==> flow/design.v <==
`timescale 1ns / 1ps
module catTrap(Clk, Reset, Down_b, hCount, vCount, rgb, bright, Block_col, Block_row);
	input	Clk, Reset, Down_b;
	input [7:0] Block_col, Block_row;
	reg btn_flag;
	integer i, j;
	reg [6:0] state;
	input [9:0] hCount, vCount;
	reg [83:0] board_map;    
	output reg [11:0] rgb;
	input bright;
	reg [1:0] cat_flag;
	reg [2:0] block_col;
  reg [2:0] block_row;
	reg [2:0] cat_col;
	reg [2:0] cat_row;
	localparam
		START =    7'b1000000,
		PLAY =   7'b0100000,
		GAMEOVER =   7'b0010000,
		GAMEWIN =  7'b0001000,
	WHITE = 12'b1111_1111_1111;
	parameter GRAY = 12'b1010_1010_1010;
	parameter BLACK = 12'b0000_0000_0000;
	parameter RED = 12'b1111_0000_0000;
	parameter ORANGE = 12'b1111_1000_0000;
	parameter GREEN = 12'b0000_1111_0000;
	wire [11:0] color [0:3];
	wire inbound;
	wire box00, box01, box02, box03, box04, box05, box06;
	wire box10, box11, box12, box13, box14, box15, box16;
	wire box20, box21, box22, box23, box24, box25, box26;
	wire box30, box31, box32, box33, box34, box35, box36;
	wire box40, box41, box42, box43, box44, box45, box46;
	wire box50, box51, box52, box53, box54, box55, box56;
	assign color[0] = WHITE;
	assign color[1] = GRAY;
	assign color[2] = ORANGE;
	assign color[3] = BLACK;
	always@ (*)
	begin
    	if(~bright )	 
			rgb = BLACK;
		else if (inbound)
		begin
			if(box00)
				rgb = color[board_map[70 +: 2]];
			else if (box01)
				rgb = color[board_map[72 +: 2]];
			else if (box02)
				rgb = color[board_map[74 +: 2]];
			else if (box03)
				rgb = color[board_map[76 +: 2]];
			else if (box04)
				rgb = color[board_map[78 +: 2]];
			else if (box05)
				rgb = color[board_map[80 +: 2]];
			else if (box06)
				rgb = color[board_map[82 +: 2]];
			else if (box10)
				rgb = color[board_map[56 +: 2]];
			else if (box11)
				rgb = color[board_map[58 +: 2]];
			else if (box12)
				rgb = color[board_map[60 +: 2]];
			else if (box13)
				rgb = color[board_map[62 +: 2]];
			else if (box14)
				rgb = color[board_map[64 +: 2]];
			else if (box15)
				rgb = color[board_map[66 +: 2]];
			else if (box16)
				rgb = color[board_map[68 +: 2]];
			else if (box20)
				rgb = color[board_map[42 +: 2]];
			else if (box21)
				rgb = color[board_map[44 +: 2]];
			else if (box22)
				rgb = color[board_map[46 +: 2]];
			else if (box23)
				rgb = color[board_map[48 +: 2]];
			else if (box24)
				rgb = color[board_map[50 +: 2]];
			else if (box25)
				rgb = color[board_map[52 +: 2]];
			else if (box26)
				rgb = color[board_map[54 +: 2]];
			else if (box30)
				rgb = color[board_map[28 +: 2]];
			else if (box31)
				rgb = color[board_map[30 +: 2]];
			else if (box32)
				rgb = color[board_map[32 +: 2]];
			else if (box33)
				rgb = color[board_map[34 +: 2]];
			else if (box34)
				rgb = color[board_map[36 +: 2]];
			else if (box35)
				rgb = color[board_map[38 +: 2]];
			else if (box36)
				rgb = color[board_map[40 +: 2]];
			else if (box40)
				rgb = color[board_map[14 +: 2]];
			else if (box41)
				rgb = color[board_map[16 +: 2]];
			else if (box42)
				rgb = color[board_map[18 +: 2]];
			else if (box43)
				rgb = color[board_map[20 +: 2]];
			else if (box44)
				rgb = color[board_map[22 +: 2]];
			else if (box45)
				rgb = color[board_map[24 +: 2]];
			else if (box46)
				rgb = color[board_map[26 +: 2]];
			else if (box50)
				rgb = color[board_map[0 +: 2]];
			else if (box51)
				rgb = color[board_map[2 +: 2]];
			else if (box52)
				rgb = color[board_map[4 +: 2]];
			else if (box53)
				rgb = color[board_map[6 +: 2]];
			else if (box54)
				rgb = color[board_map[8 +: 2]];
			else if (box55)
				rgb = color[board_map[10 +: 2]];
			else if (box56)
				rgb = color[board_map[12 +: 2]];
			else
				rgb = 12'b0000_0111_1111;
		end
		else
		begin
			if (state == GAMEOVER)
				rgb = RED;
			else if (state == GAMEWIN)
				rgb = GREEN;
			else if (state == START)
			     rgb = ORANGE;
			else
				rgb = 12'b1010_1111_1111;
	     end
	end
	assign inbound = ((hCount >= 190)&&(hCount <= 550)&&(vCount >= 140)&&(vCount <= 450));
	assign box00 = ((hCount >= 200)&&(hCount <= 250)&&(vCount >= 150)&&(vCount <= 200));
	assign box01 = ((hCount >= 250)&&(hCount <= 300)&&(vCount >= 150)&&(vCount <= 200));
	assign box02 = ((hCount >= 300)&&(hCount <= 350)&&(vCount >= 150)&&(vCount <= 200));
	assign box03 = ((hCount >= 350)&&(hCount <= 400)&&(vCount >= 150)&&(vCount <= 200));
	assign box04 = ((hCount >= 400)&&(hCount <= 450)&&(vCount >= 150)&&(vCount <= 200));
	assign box05 = ((hCount >= 450)&&(hCount <= 500)&&(vCount >= 150)&&(vCount <= 200));
	assign box06 = ((hCount >= 500)&&(hCount <= 550)&&(vCount >= 150)&&(vCount <= 200));
	assign box10 = ((hCount >= 200)&&(hCount <= 250)&&(vCount >= 200)&&(vCount <= 250));
	assign box11 = ((hCount >= 250)&&(hCount <= 300)&&(vCount >= 200)&&(vCount <= 250));
	assign box12 = ((hCount >= 300)&&(hCount <= 350)&&(vCount >= 200)&&(vCount <= 250));
	assign box13 = ((hCount >= 350)&&(hCount <= 400)&&(vCount >= 200)&&(vCount <= 250));
	assign box14 = ((hCount >= 400)&&(hCount <= 450)&&(vCount >= 200)&&(vCount <= 250));
	assign box15 = ((hCount >= 450)&&(hCount <= 500)&&(vCount >= 200)&&(vCount <= 250));
	assign box16 = ((hCount >= 500)&&(hCount <= 550)&&(vCount >= 200)&&(vCount <= 250));
	assign box20 = ((hCount >= 200)&&(hCount <= 250)&&(vCount >= 250)&&(vCount <= 300));
	assign box21 = ((hCount >= 250)&&(hCount <= 300)&&(vCount >= 250)&&(vCount <= 300));
	assign box22 = ((hCount >= 300)&&(hCount <= 350)&&(vCount >= 250)&&(vCount <= 300));
	assign box23 = ((hCount >= 350)&&(hCount <= 400)&&(vCount >= 250)&&(vCount <= 300));
	assign box24 = ((hCount >= 400)&&(hCount <= 450)&&(vCount >= 250)&&(vCount <= 300));
	assign box25 = ((hCount >= 450)&&(hCount <= 500)&&(vCount >= 250)&&(vCount <= 300));
	assign box26 = ((hCount >= 500)&&(hCount <= 550)&&(vCount >= 250)&&(vCount <= 300));
	assign box30 = ((hCount >= 200)&&(hCount <= 250)&&(vCount >= 300)&&(vCount <= 350));
	assign box31 = ((hCount >= 250)&&(hCount <= 300)&&(vCount >= 300)&&(vCount <= 350));
	assign box32 = ((hCount >= 300)&&(hCount <= 350)&&(vCount >= 300)&&(vCount <= 350));
	assign box33 = ((hCount >= 350)&&(hCount <= 400)&&(vCount >= 300)&&(vCount <= 350));
	assign box34 = ((hCount >= 400)&&(hCount <= 450)&&(vCount >= 300)&&(vCount <= 350));
	assign box35 = ((hCount >= 450)&&(hCount <= 500)&&(vCount >= 300)&&(vCount <= 350));
	assign box36 = ((hCount >= 500)&&(hCount <= 550)&&(vCount >= 300)&&(vCount <= 350));
	assign box40 = ((hCount >= 200)&&(hCount <= 250)&&(vCount >= 350)&&(vCount <= 400));
	assign box41 = ((hCount >= 250)&&(hCount <= 300)&&(vCount >= 350)&&(vCount <= 400));
	assign box42 = ((hCount >= 300)&&(hCount <= 350)&&(vCount >= 350)&&(vCount <= 400));
	assign box43 = ((hCount >= 350)&&(hCount <= 400)&&(vCount >= 350)&&(vCount <= 400));
	assign box44 = ((hCount >= 400)&&(hCount <= 450)&&(vCount >= 350)&&(vCount <= 400));
	assign box45 = ((hCount >= 450)&&(hCount <= 500)&&(vCount >= 350)&&(vCount <= 400));
	assign box46 = ((hCount >= 500)&&(hCount <= 550)&&(vCount >= 350)&&(vCount <= 400));
	assign box50 = ((hCount >= 200)&&(hCount <= 250)&&(vCount >= 400)&&(vCount <= 450));
	assign box51 = ((hCount >= 250)&&(hCount <= 300)&&(vCount >= 400)&&(vCount <= 450));
	assign box52 = ((hCount >= 300)&&(hCount <= 350)&&(vCount >= 400)&&(vCount <= 450));
	assign box53 = ((hCount >= 350)&&(hCount <= 400)&&(vCount >= 400)&&(vCount <= 450));
	assign box54 = ((hCount >= 400)&&(hCount <= 450)&&(vCount >= 400)&&(vCount <= 450));
	assign box55 = ((hCount >= 450)&&(hCount <= 500)&&(vCount >= 400)&&(vCount <= 450));
	assign box56 = ((hCount >= 500)&&(hCount <= 550)&&(vCount >= 400)&&(vCount <= 450));
	reg [83:0] next_map;
	reg [6:0] next_state;
	reg [2:0] next_cat_col;
	reg [2:0] next_cat_row;
	always @ (*)
	begin
		next_state = state;
		next_cat_col = cat_col;
		next_cat_row = cat_row;
		block_row = 3'b000;
		block_col = 3'b000;
		cat_flag = 1;
		for (i = 0; i < 6; i = i + 1)
			for (j = 0; j < 7; j = j + 1)
				next_map[2*((i)*7+(j)) +: 2] = board_map[2*((i)*7+(j)) +: 2];
			case(state)
				START:
				begin
						if (Down_b)
							begin
								 next_state = PLAY;
							end
				end
				PLAY:
				begin
	        if (Down_b)
	            begin
	            case(Block_row)
	               8'b00000000: block_row = 3'b000;
	               8'b00000001: block_row = 3'b001;
	               8'b00000010: block_row = 3'b010;
	               8'b00000100: block_row = 3'b011;
	               8'b00001000: block_row = 3'b100;
	               8'b00010000: block_row = 3'b101;
	               8'b00100000: block_row = 3'b110;
	               8'b01000000: block_row = 3'b111;
	               default: block_row = 3'b000;
	              endcase
	              case(Block_col)
	               8'b00000000: block_col = 3'b000;
	               8'b00000001: block_col = 3'b001;
	               8'b00000010: block_col = 3'b010;
	               8'b00000100: block_col = 3'b011;
	               8'b00001000: block_col = 3'b100;
	               8'b00010000: block_col = 3'b101;
	               8'b00100000: block_col = 3'b110;
	               8'b01000000: block_col = 3'b111;
	               default: block_col = 3'b000;
	              endcase
                    if ((block_row <= 3'd5)&&(block_col <= 3'd6))
                      next_map[2*((block_row)*7+(block_col)) +: 2] = 3;
                    cat_flag = 1;
                    if ((next_map[2*((next_cat_row+1)*7+(next_cat_col)) +: 2] != 3)&&(cat_flag==1))
                      begin
                        next_map[2*((next_cat_row+1)*7+(next_cat_col)) +: 2] = 2;
                        next_map[2*((next_cat_row)*7+(next_cat_col)) +: 2] = 0;
                        next_cat_row = next_cat_row + 1;
                        cat_flag = 0;
                      end
                    else if ((next_map[2*((next_cat_row)*7+(next_cat_col+1)) +: 2] != 3)&&(cat_flag==1))
                      begin
                        next_map[2*((next_cat_row)*7+(next_cat_col+1)) +: 2] = 2;
                        next_map[2*((next_cat_row)*7+(next_cat_col)) +: 2] = 0;
                        next_cat_col = next_cat_col + 1;
                        cat_flag = 0;
                      end
                    else if ((next_map[2*((next_cat_row-1)*7+(next_cat_col)) +: 2] != 3)&&(cat_flag==1))
                      begin
                        next_map[2*((next_cat_row-1)*7+(next_cat_col)) +: 2] = 2;
                        next_map[2*((next_cat_row)*7+(next_cat_col)) +: 2] = 0;
                        next_cat_row = next_cat_row - 1;
                        cat_flag = 0;
                      end
                    else if ((next_map[2*((next_cat_row)*7+(next_cat_col-1)) +: 2] != 3)&&(cat_flag==1))
                      begin
                        next_map[2*((next_cat_row)*7+(next_cat_col-1)) +: 2] = 2;
                        next_map[2*((next_cat_row)*7+(next_cat_col)) +: 2] = 0;
                        next_cat_col = next_cat_col - 1;
                        cat_flag = 0;
                      end
                    else
                      next_state = GAMEWIN;
	            end
								 if ((next_cat_row > 4)||(next_cat_col > 5)||(next_cat_col < 1)||(next_cat_row < 1))
									 next_state = GAMEOVER;
	           end
				GAMEOVER:
				begin
	      end
				GAMEWIN:
				begin
	      end
				default: ;
		  endcase
	end
	always @ (posedge Clk, posedge Reset)
	begin
		if(Reset)
		begin
			state <= START;
			cat_col <= 3'd3;
			cat_row <= 3'd3;
			for (i = 0; i < 6; i = i + 1)
				for (j = 0; j < 7; j = j + 1)
					board_map[2*((i)*7+(j)) +: 2] <= ((i + j) % 2 == 1) ? 2'd1 : 2'd0;
			board_map[48 +: 2] <= 2;  
		end
		else
		begin
			state <= next_state;
			cat_col <= next_cat_col;
			cat_row <= next_cat_row;
			for (i = 0; i < 6; i = i + 1)
				for (j = 0; j < 7; j = j + 1)
					board_map[2*((i)*7+(j)) +: 2] <= next_map[2*((i)*7+(j)) +: 2];
	   end 
    end
endmodule
Tool chain data of catTrap --
Tool output for the design above, in the order of the flow. Lines are those of the file above, counted from 1. Operators: Yosys type, input widths -> output width; for muxes data width and select width s. The mark - stands for no value.
Design: top catTrap, clock port Clk, library sky130hd, corner tt_025C_1v80

After elaboration --
Counts by Yosys on the flattened word-level netlist (proc, flatten, opt, wreduce; memories kept). Register bits leave out memories and registers merged into their read ports (data or address). Print and check cells are left out. Cells with the same type and inputs are merged into one.
Operators by class: add/subtract/negate cells 10, multiply operators 4, $lt $le $gt $ge 34, equal/unequal tests 400, shifts and indexed selects 4, mux-type cells 499, reduce/logical cells 149
Operators with widths (count):
- $pmux 12 s4 | 42
- $eq 31x5->1 const B | 64
- $eq 31x6->1 const B | 40
- $eq 31x4->1 const B | 32
- $mux 2 | 378
- $mux 84 | 7
- $mux 12 | 46
- $eq 31x3->1 const B | 16
- $shiftx 84x32->2 | 4
- $eq 31x2->1 const B | 8
- $eq 7x5->1 const B | 33
- $logic_not 32->1 | 6
- $eq 2x2->1 const B | 84
- $eq 7x6->1 const B | 21
- $eq 31x1->1 const B | 4
- $eq 7x4->1 const B | 17
- $mul 32x3->31 const B | 1
- $logic_and 1x1->1 | 95
- $le 10x9->1 const B | 9
- $eq 2x1->1 const B | 42
- $logic_not 2->1 | 42
- $ge 10x9->1 const B | 8
- $ge 10x8->1 const B | 7
- $add 31x3->31 | 2
- $add 31x31->31 | 2
- $eq 7x3->1 const B | 8
- $mux 7 | 7
- $mux 3 | 15
Not listed: further kinds 29, cells in them 60.
Bit counts: register bits after elaboration 97, input port bits 40, output and inout bits 12

Logic depth --
Yosys ltp: most cells in a row. Word level: on the elaborated netlist, between registers, memories and ports. Mapped: between sequential cells and ports; inverters and the memories' decode and read muxes count.
Logic depth: depth in word-level cells 48, ABC_AREA 1, depth in mapped cells 93, depth with buffers taken out 92

Netlist --
Yosys stat after the flow's synthesis: flattened, memories mapped to cells. It holds for the ABC_AREA given above (unset counts as 0); a run with the other value may have another netlist. Totals and module areas in this step are rounded.
Mapped netlist: standard cells after synthesis 3252, chip area (Yosys) 0.017 mm2, flip-flops 94
Cells by type:
- sky130_fd_sc_hd__nand2_1 | count 900, total area 3378.24 um2
- sky130_fd_sc_hd__o21ai_0 | count 401, total area 2.01E+03 um2
- sky130_fd_sc_hd__inv_1 | count 493, total area 1.85E+03 um2
- sky130_fd_sc_hd__dfrtp_1 | count 67, total area 1.68E+03 um2
- sky130_fd_sc_hd__nor2_1 | count 437, total area 1.64E+03 um2
- sky130_fd_sc_hd__a21oi_1 | count 176, total area 880.845 um2
- sky130_fd_sc_hd__ha_1 | count 70, total area 875.84 um2
- sky130_fd_sc_hd__dfstp_2 | count 27, total area 709.43 um2
- sky130_fd_sc_hd__nand3_1 | count 131, total area 655.629 um2
- sky130_fd_sc_hd__nor3_1 | count 87, total area 435.418 um2
- sky130_fd_sc_hd__fa_1 | count 17, total area 340.326 um2
- sky130_fd_sc_hd__clkbuf_1 | count 87, total area 326.563 um2
- sky130_fd_sc_hd__nand4_1 | count 31, total area 193.936 um2
- sky130_fd_sc_hd__a31oi_1 | count 30, total area 187.68 um2
- sky130_fd_sc_hd__nor4_1 | count 29, total area 181.424 um2
- sky130_fd_sc_hd__o211ai_1 | count 18, total area 135.13 um2
- sky130_fd_sc_hd__o31ai_1 | count 18, total area 135.13 um2
- sky130_fd_sc_hd__a22o_1 | count 15, total area 131.376 um2
Other cell types: 45; their cells: 218.

Worst setup path after synthesis --
Path of least setup slack by OpenSTA after synthesis, without wires, with an ideal clock, recovery checks aside; 20% of the period is set as input and as output delay. Where synthesis merged equal registers, the netlist keeps one of their names.
Path after synthesis: path type input to output, from input vCount[6], to output rgb[6], clock period 10.0 ns, external output delay 2.000 ns, launch time at the first pin 2.000 ns, arrival time 6.746 ns, data required time 8.000 ns, setup slack 1.254 ns, path delay 4.746 ns, stages on the path 92, path buffers 2, synthesis period reached 8.746 ns
"path delay" is the arrival time less input delay plus setup time. A path that ends at an output port has no setup time. "stages on the path": output pins that drive a net of the path, with the launching flip-flop's if there is one; two outputs of one cell count as two. "synthesis period reached" is the clock period less the worst setup slack; recovery checks do not enter. This is arithmetic on one report: input and output delays are still those of the set period (20% each). Between the ends stands the longest chain of elaborated cells between them, by number of cells; it is not shown to be the way that was timed. Of several equally long chains one is given. A line is the first line of the expression or statement that the cell stems from. Yosys adds cells for indexed reads and writes and turns some case tables into memories.
On the way, after synthesis: cells stage by stage sky130_fd_sc_hd__buf_4 -> sky130_fd_sc_hd__nand3_1 -> sky130_fd_sc_hd__nand2_1 -> sky130_fd_sc_hd__inv_2 -> sky130_fd_sc_hd__nor2_2 -> sky130_fd_sc_hd__nand2_1 -> sky130_fd_sc_hd__nand2_4 -> sky130_fd_sc_hd__nor2_2 -> sky130_fd_sc_hd__nand2_1 -> sky130_fd_sc_hd__nand2_1 -> sky130_fd_sc_hd__o21ai_1 -> sky130_fd_sc_hd__nand2_1 -> sky130_fd_sc_hd__nand2_1 -> sky130_fd_sc_hd__nand2_1 -> sky130_fd_sc_hd__nand2_1 -> sky130_fd_sc_hd__nand2_1 -> sky130_fd_sc_hd__nand2_1 -> sky130_fd_sc_hd__nand2_1 -> [... 56 more ...] -> sky130_fd_sc_hd__nand2_1 -> sky130_fd_sc_hd__nand2_1 -> sky130_fd_sc_hd__nand2_1 -> sky130_fd_sc_hd__nand2_1 -> sky130_fd_sc_hd__nand2_1 -> sky130_fd_sc_hd__nand2_1 -> sky130_fd_sc_hd__nand2_1 -> sky130_fd_sc_hd__nand2_1 -> sky130_fd_sc_hd__nand2_1 -> sky130_fd_sc_hd__nand2_1 -> sky130_fd_sc_hd__nand2_1 -> sky130_fd_sc_hd__nand2_1 -> sky130_fd_sc_hd__nand2_1 -> sky130_fd_sc_hd__nand2_1 -> sky130_fd_sc_hd__nand2_1 -> sky130_fd_sc_hd__nand2_1 -> sky130_fd_sc_hd__nor2_1 -> sky130_fd_sc_hd__buf_4, length of the longest elaborated chain 47
Ends and longest elaborated chain, after synthesis:
- from (decl) | RTL line 8 | input [9:0] hCount, vCount;
- $ge 10x9->1 | RTL line 187 | assign box56 = ((hCount >= 500)&&(hCount <= 550)&&(vCount >= 400)&&(vCount <= 450));
- $logic_and 1x1->1 x2 | RTL line 187
- $mux 12 | RTL line 128 | else if (box56)
- $mux 12 | RTL line 126 | else if (box55)
- $mux 12 | RTL line 124 | else if (box54)
- $mux 12 | RTL line 122 | else if (box53)
- $mux 12 | RTL line 120 | else if (box52)
- [... 32 more ...]
- $mux 12 | RTL line 54 | else if (box04)
- $mux 12 | RTL line 52 | else if (box03)
- $mux 12 | RTL line 50 | else if (box02)
- $mux 12 | RTL line 48 | else if (box01)
- $mux 12 | RTL line 46 | if(box00)
- $mux 12 | RTL line 44 | else if (inbound)
- $mux 12 | RTL line 42 | if(~bright )
- to (decl) | RTL line 10 | output reg [11:0] rgb;
Nets of the timed path that keep an RTL name, with a line that drives or declares them; the list need not be complete.
Named nets, after synthesis (RTL line):
- rgb[4] | 42

Timing after layout --
Path of least setup slack in the final report of entry A (OpenROAD, finished layout, wires in). Where an end is a register, its clock arrival counts in the times.
Path post-layout: path type input to output, from input vCount[4], to output rgb[9], clock period 10.8 ns, external output delay 2.16 ns, launch time at the first pin 2.16 ns, arrival time 8.03 ns, data required time 8.64 ns, setup slack 0.61 ns, stages on the path 61, path buffers 24
Between the ends stands the longest chain of elaborated cells between them, by number of cells; it is not shown to be the way that was timed. Of several equally long chains one is given.
On the way, post-layout: cells stage by stage sky130_fd_sc_hd__buf_2 -> sky130_fd_sc_hd__nor2_4 -> sky130_fd_sc_hd__nand2_4 -> sky130_fd_sc_hd__buf_4 -> sky130_fd_sc_hd__buf_4 -> sky130_fd_sc_hd__buf_4 -> sky130_fd_sc_hd__buf_4 -> sky130_fd_sc_hd__buf_4 -> sky130_fd_sc_hd__buf_4 -> sky130_fd_sc_hd__buf_4 -> sky130_fd_sc_hd__buf_4 -> sky130_fd_sc_hd__buf_4 -> sky130_fd_sc_hd__buf_4 -> sky130_fd_sc_hd__buf_4 -> sky130_fd_sc_hd__buf_4 -> sky130_fd_sc_hd__buf_4 -> sky130_fd_sc_hd__buf_4 -> sky130_fd_sc_hd__buf_4 -> [... 25 more ...] -> sky130_fd_sc_hd__nand2_1 -> sky130_fd_sc_hd__nand2_1 -> sky130_fd_sc_hd__nand2_1 -> sky130_fd_sc_hd__nand2_1 -> sky130_fd_sc_hd__nand2_1 -> sky130_fd_sc_hd__nand2_1 -> sky130_fd_sc_hd__nand2_1 -> sky130_fd_sc_hd__nand2_1 -> sky130_fd_sc_hd__nand2_1 -> sky130_fd_sc_hd__nand2_1 -> sky130_fd_sc_hd__nand2_1 -> sky130_fd_sc_hd__nand2_1 -> sky130_fd_sc_hd__nand2_1 -> sky130_fd_sc_hd__nand2_1 -> sky130_fd_sc_hd__nand2_1 -> sky130_fd_sc_hd__nand2_2 -> sky130_fd_sc_hd__a21oi_2 -> sky130_fd_sc_hd__buf_2, length of the longest elaborated chain 47
Ends and longest elaborated chain, post-layout:
- from (decl) | RTL line 8 | input [9:0] hCount, vCount;
- $ge 10x9->1 | RTL line 187 | assign box56 = ((hCount >= 500)&&(hCount <= 550)&&(vCount >= 400)&&(vCount <= 450));
- $logic_and 1x1->1 x2 | RTL line 187
- $mux 12 | RTL line 128 | else if (box56)
- $mux 12 | RTL line 126 | else if (box55)
- $mux 12 | RTL line 124 | else if (box54)
- $mux 12 | RTL line 122 | else if (box53)
- $mux 12 | RTL line 120 | else if (box52)
- [... 32 more ...]
- $mux 12 | RTL line 54 | else if (box04)
- $mux 12 | RTL line 52 | else if (box03)
- $mux 12 | RTL line 50 | else if (box02)
- $mux 12 | RTL line 48 | else if (box01)
- $mux 12 | RTL line 46 | if(box00)
- $mux 12 | RTL line 44 | else if (inbound)
- $mux 12 | RTL line 42 | if(~bright )
- to (decl) | RTL line 10 | output reg [11:0] rgb;

--- measured runs ---
Design catTrap on sky130hd. What follows are 2 stored runs of the flow, each under its own settings; their order means nothing. The constraints put input and output delay at 20% of the set period each and load the outputs with 0.01 pF.
"achieved period" means the clock period less the worst setup slack. The figure is calculated, with input and output delays left at 20% of the set period.
"critical setup path time": the worst setup path's part of the clock period (all of it between registers, 20% less for each end at a port) less its slack. A launch clock that arrives late makes it longer, a capture clock that arrives late makes it shorter.
The results are shown rounded.

[entry A] flow files
==> flow/run.sh <==
#!/bin/bash
# the make line also repeats the synthesis and layout settings of config.mk as NAME=value (left out here)
make -C /OpenROAD-flow-scripts/flow DESIGN_CONFIG=/design/flow/config.mk WORK_HOME=/design/flow/orfs CLKGATE_MAP_FILE= finish
==> flow/config.mk <==
export PLATFORM = sky130hd
export DESIGN_NAME = catTrap
export DESIGN_NICKNAME = catTrap
export VERILOG_FILES = /design/flow/design.v
export SDC_FILE = /design/flow/constraint.sdc
export NUM_CORES = 4
export LEC_CHECK = 0
export ABC_AREA = 1
export CAP_MARGIN = 20
export CORE_ASPECT_RATIO = 0.72
export CORE_MARGIN = 2
export CORE_UTILIZATION = 28
export CTS_CLUSTER_SIZE = 62
export GPL_ROUTABILITY_DRIVEN = 1
export MAX_ROUTING_LAYER = met5
export MIN_ROUTING_LAYER = met1
export PLACE_DENSITY_LB_ADDON = 0.21
export SETUP_SLACK_MARGIN = 0.45
export SLEW_MARGIN = 30
export TNS_END_PERCENT = 55
==> flow/constraint.sdc <==
create_clock -name core_clock -period 10.8 [get_ports {Clk}]
set_input_delay 2.1600 -clock core_clock [delete_from_list [all_inputs] [get_ports {Clk}]]
set_output_delay 2.1600 -clock core_clock [all_outputs]
set_load 0.01 [all_outputs]

[entry A] result: netlist area reported by Yosys 0.017 mm2; die area 0.064 mm2; area of the standard cells in the finished layout 0.021 mm2; utilization of the finished layout 0.33; worst setup slack after layout 0.61 ns; total negative slack on setup checks 0.000 ns; worst-case hold slack 0.51 ns; achieved period 10.194 ns; critical setup path time 5.87 ns; class of the worst setup path input to output

[entry B] flow files
==> flow/run.sh <==
#!/bin/bash
# the make line also repeats the synthesis and layout settings of config.mk as NAME=value (left out here)
make -C /OpenROAD-flow-scripts/flow DESIGN_CONFIG=/design/flow/config.mk WORK_HOME=/design/flow/orfs CLKGATE_MAP_FILE= finish
==> flow/config.mk <==
export PLATFORM = sky130hd
export DESIGN_NAME = catTrap
export DESIGN_NICKNAME = catTrap
export VERILOG_FILES = /design/flow/design.v
export SDC_FILE = /design/flow/constraint.sdc
export NUM_CORES = 4
export LEC_CHECK = 0
export CAP_MARGIN = 20
export CELL_PAD_IN_SITES_DETAIL_PLACEMENT = 2
export CELL_PAD_IN_SITES_GLOBAL_PLACEMENT = 1
export CORE_MARGIN = 2
export CORE_UTILIZATION = 20
export CTS_CLUSTER_SIZE = 79
export HOLD_SLACK_MARGIN = -0.09
export PLACE_DENSITY_LB_ADDON = 0.11
export SLEW_MARGIN = 0
==> flow/constraint.sdc <==
create_clock -name core_clock -period 12.4 [get_ports {Clk}]
set_input_delay 2.4800 -clock core_clock [delete_from_list [all_inputs] [get_ports {Clk}]]
set_output_delay 2.4800 -clock core_clock [all_outputs]
set_load 0.01 [all_outputs]

[entry B] result: netlist area reported by Yosys 0.017 mm2; die area 0.085 mm2; area of the standard cells in the finished layout 0.019 mm2; utilization of the finished layout 0.23; worst setup slack after layout 1.6 ns; total negative slack on setup checks 0.000 ns; worst-case hold slack 0.56 ns; achieved period 10.767 ns; critical setup path time 8.29 ns; class of the worst setup path input to register
--- end ---
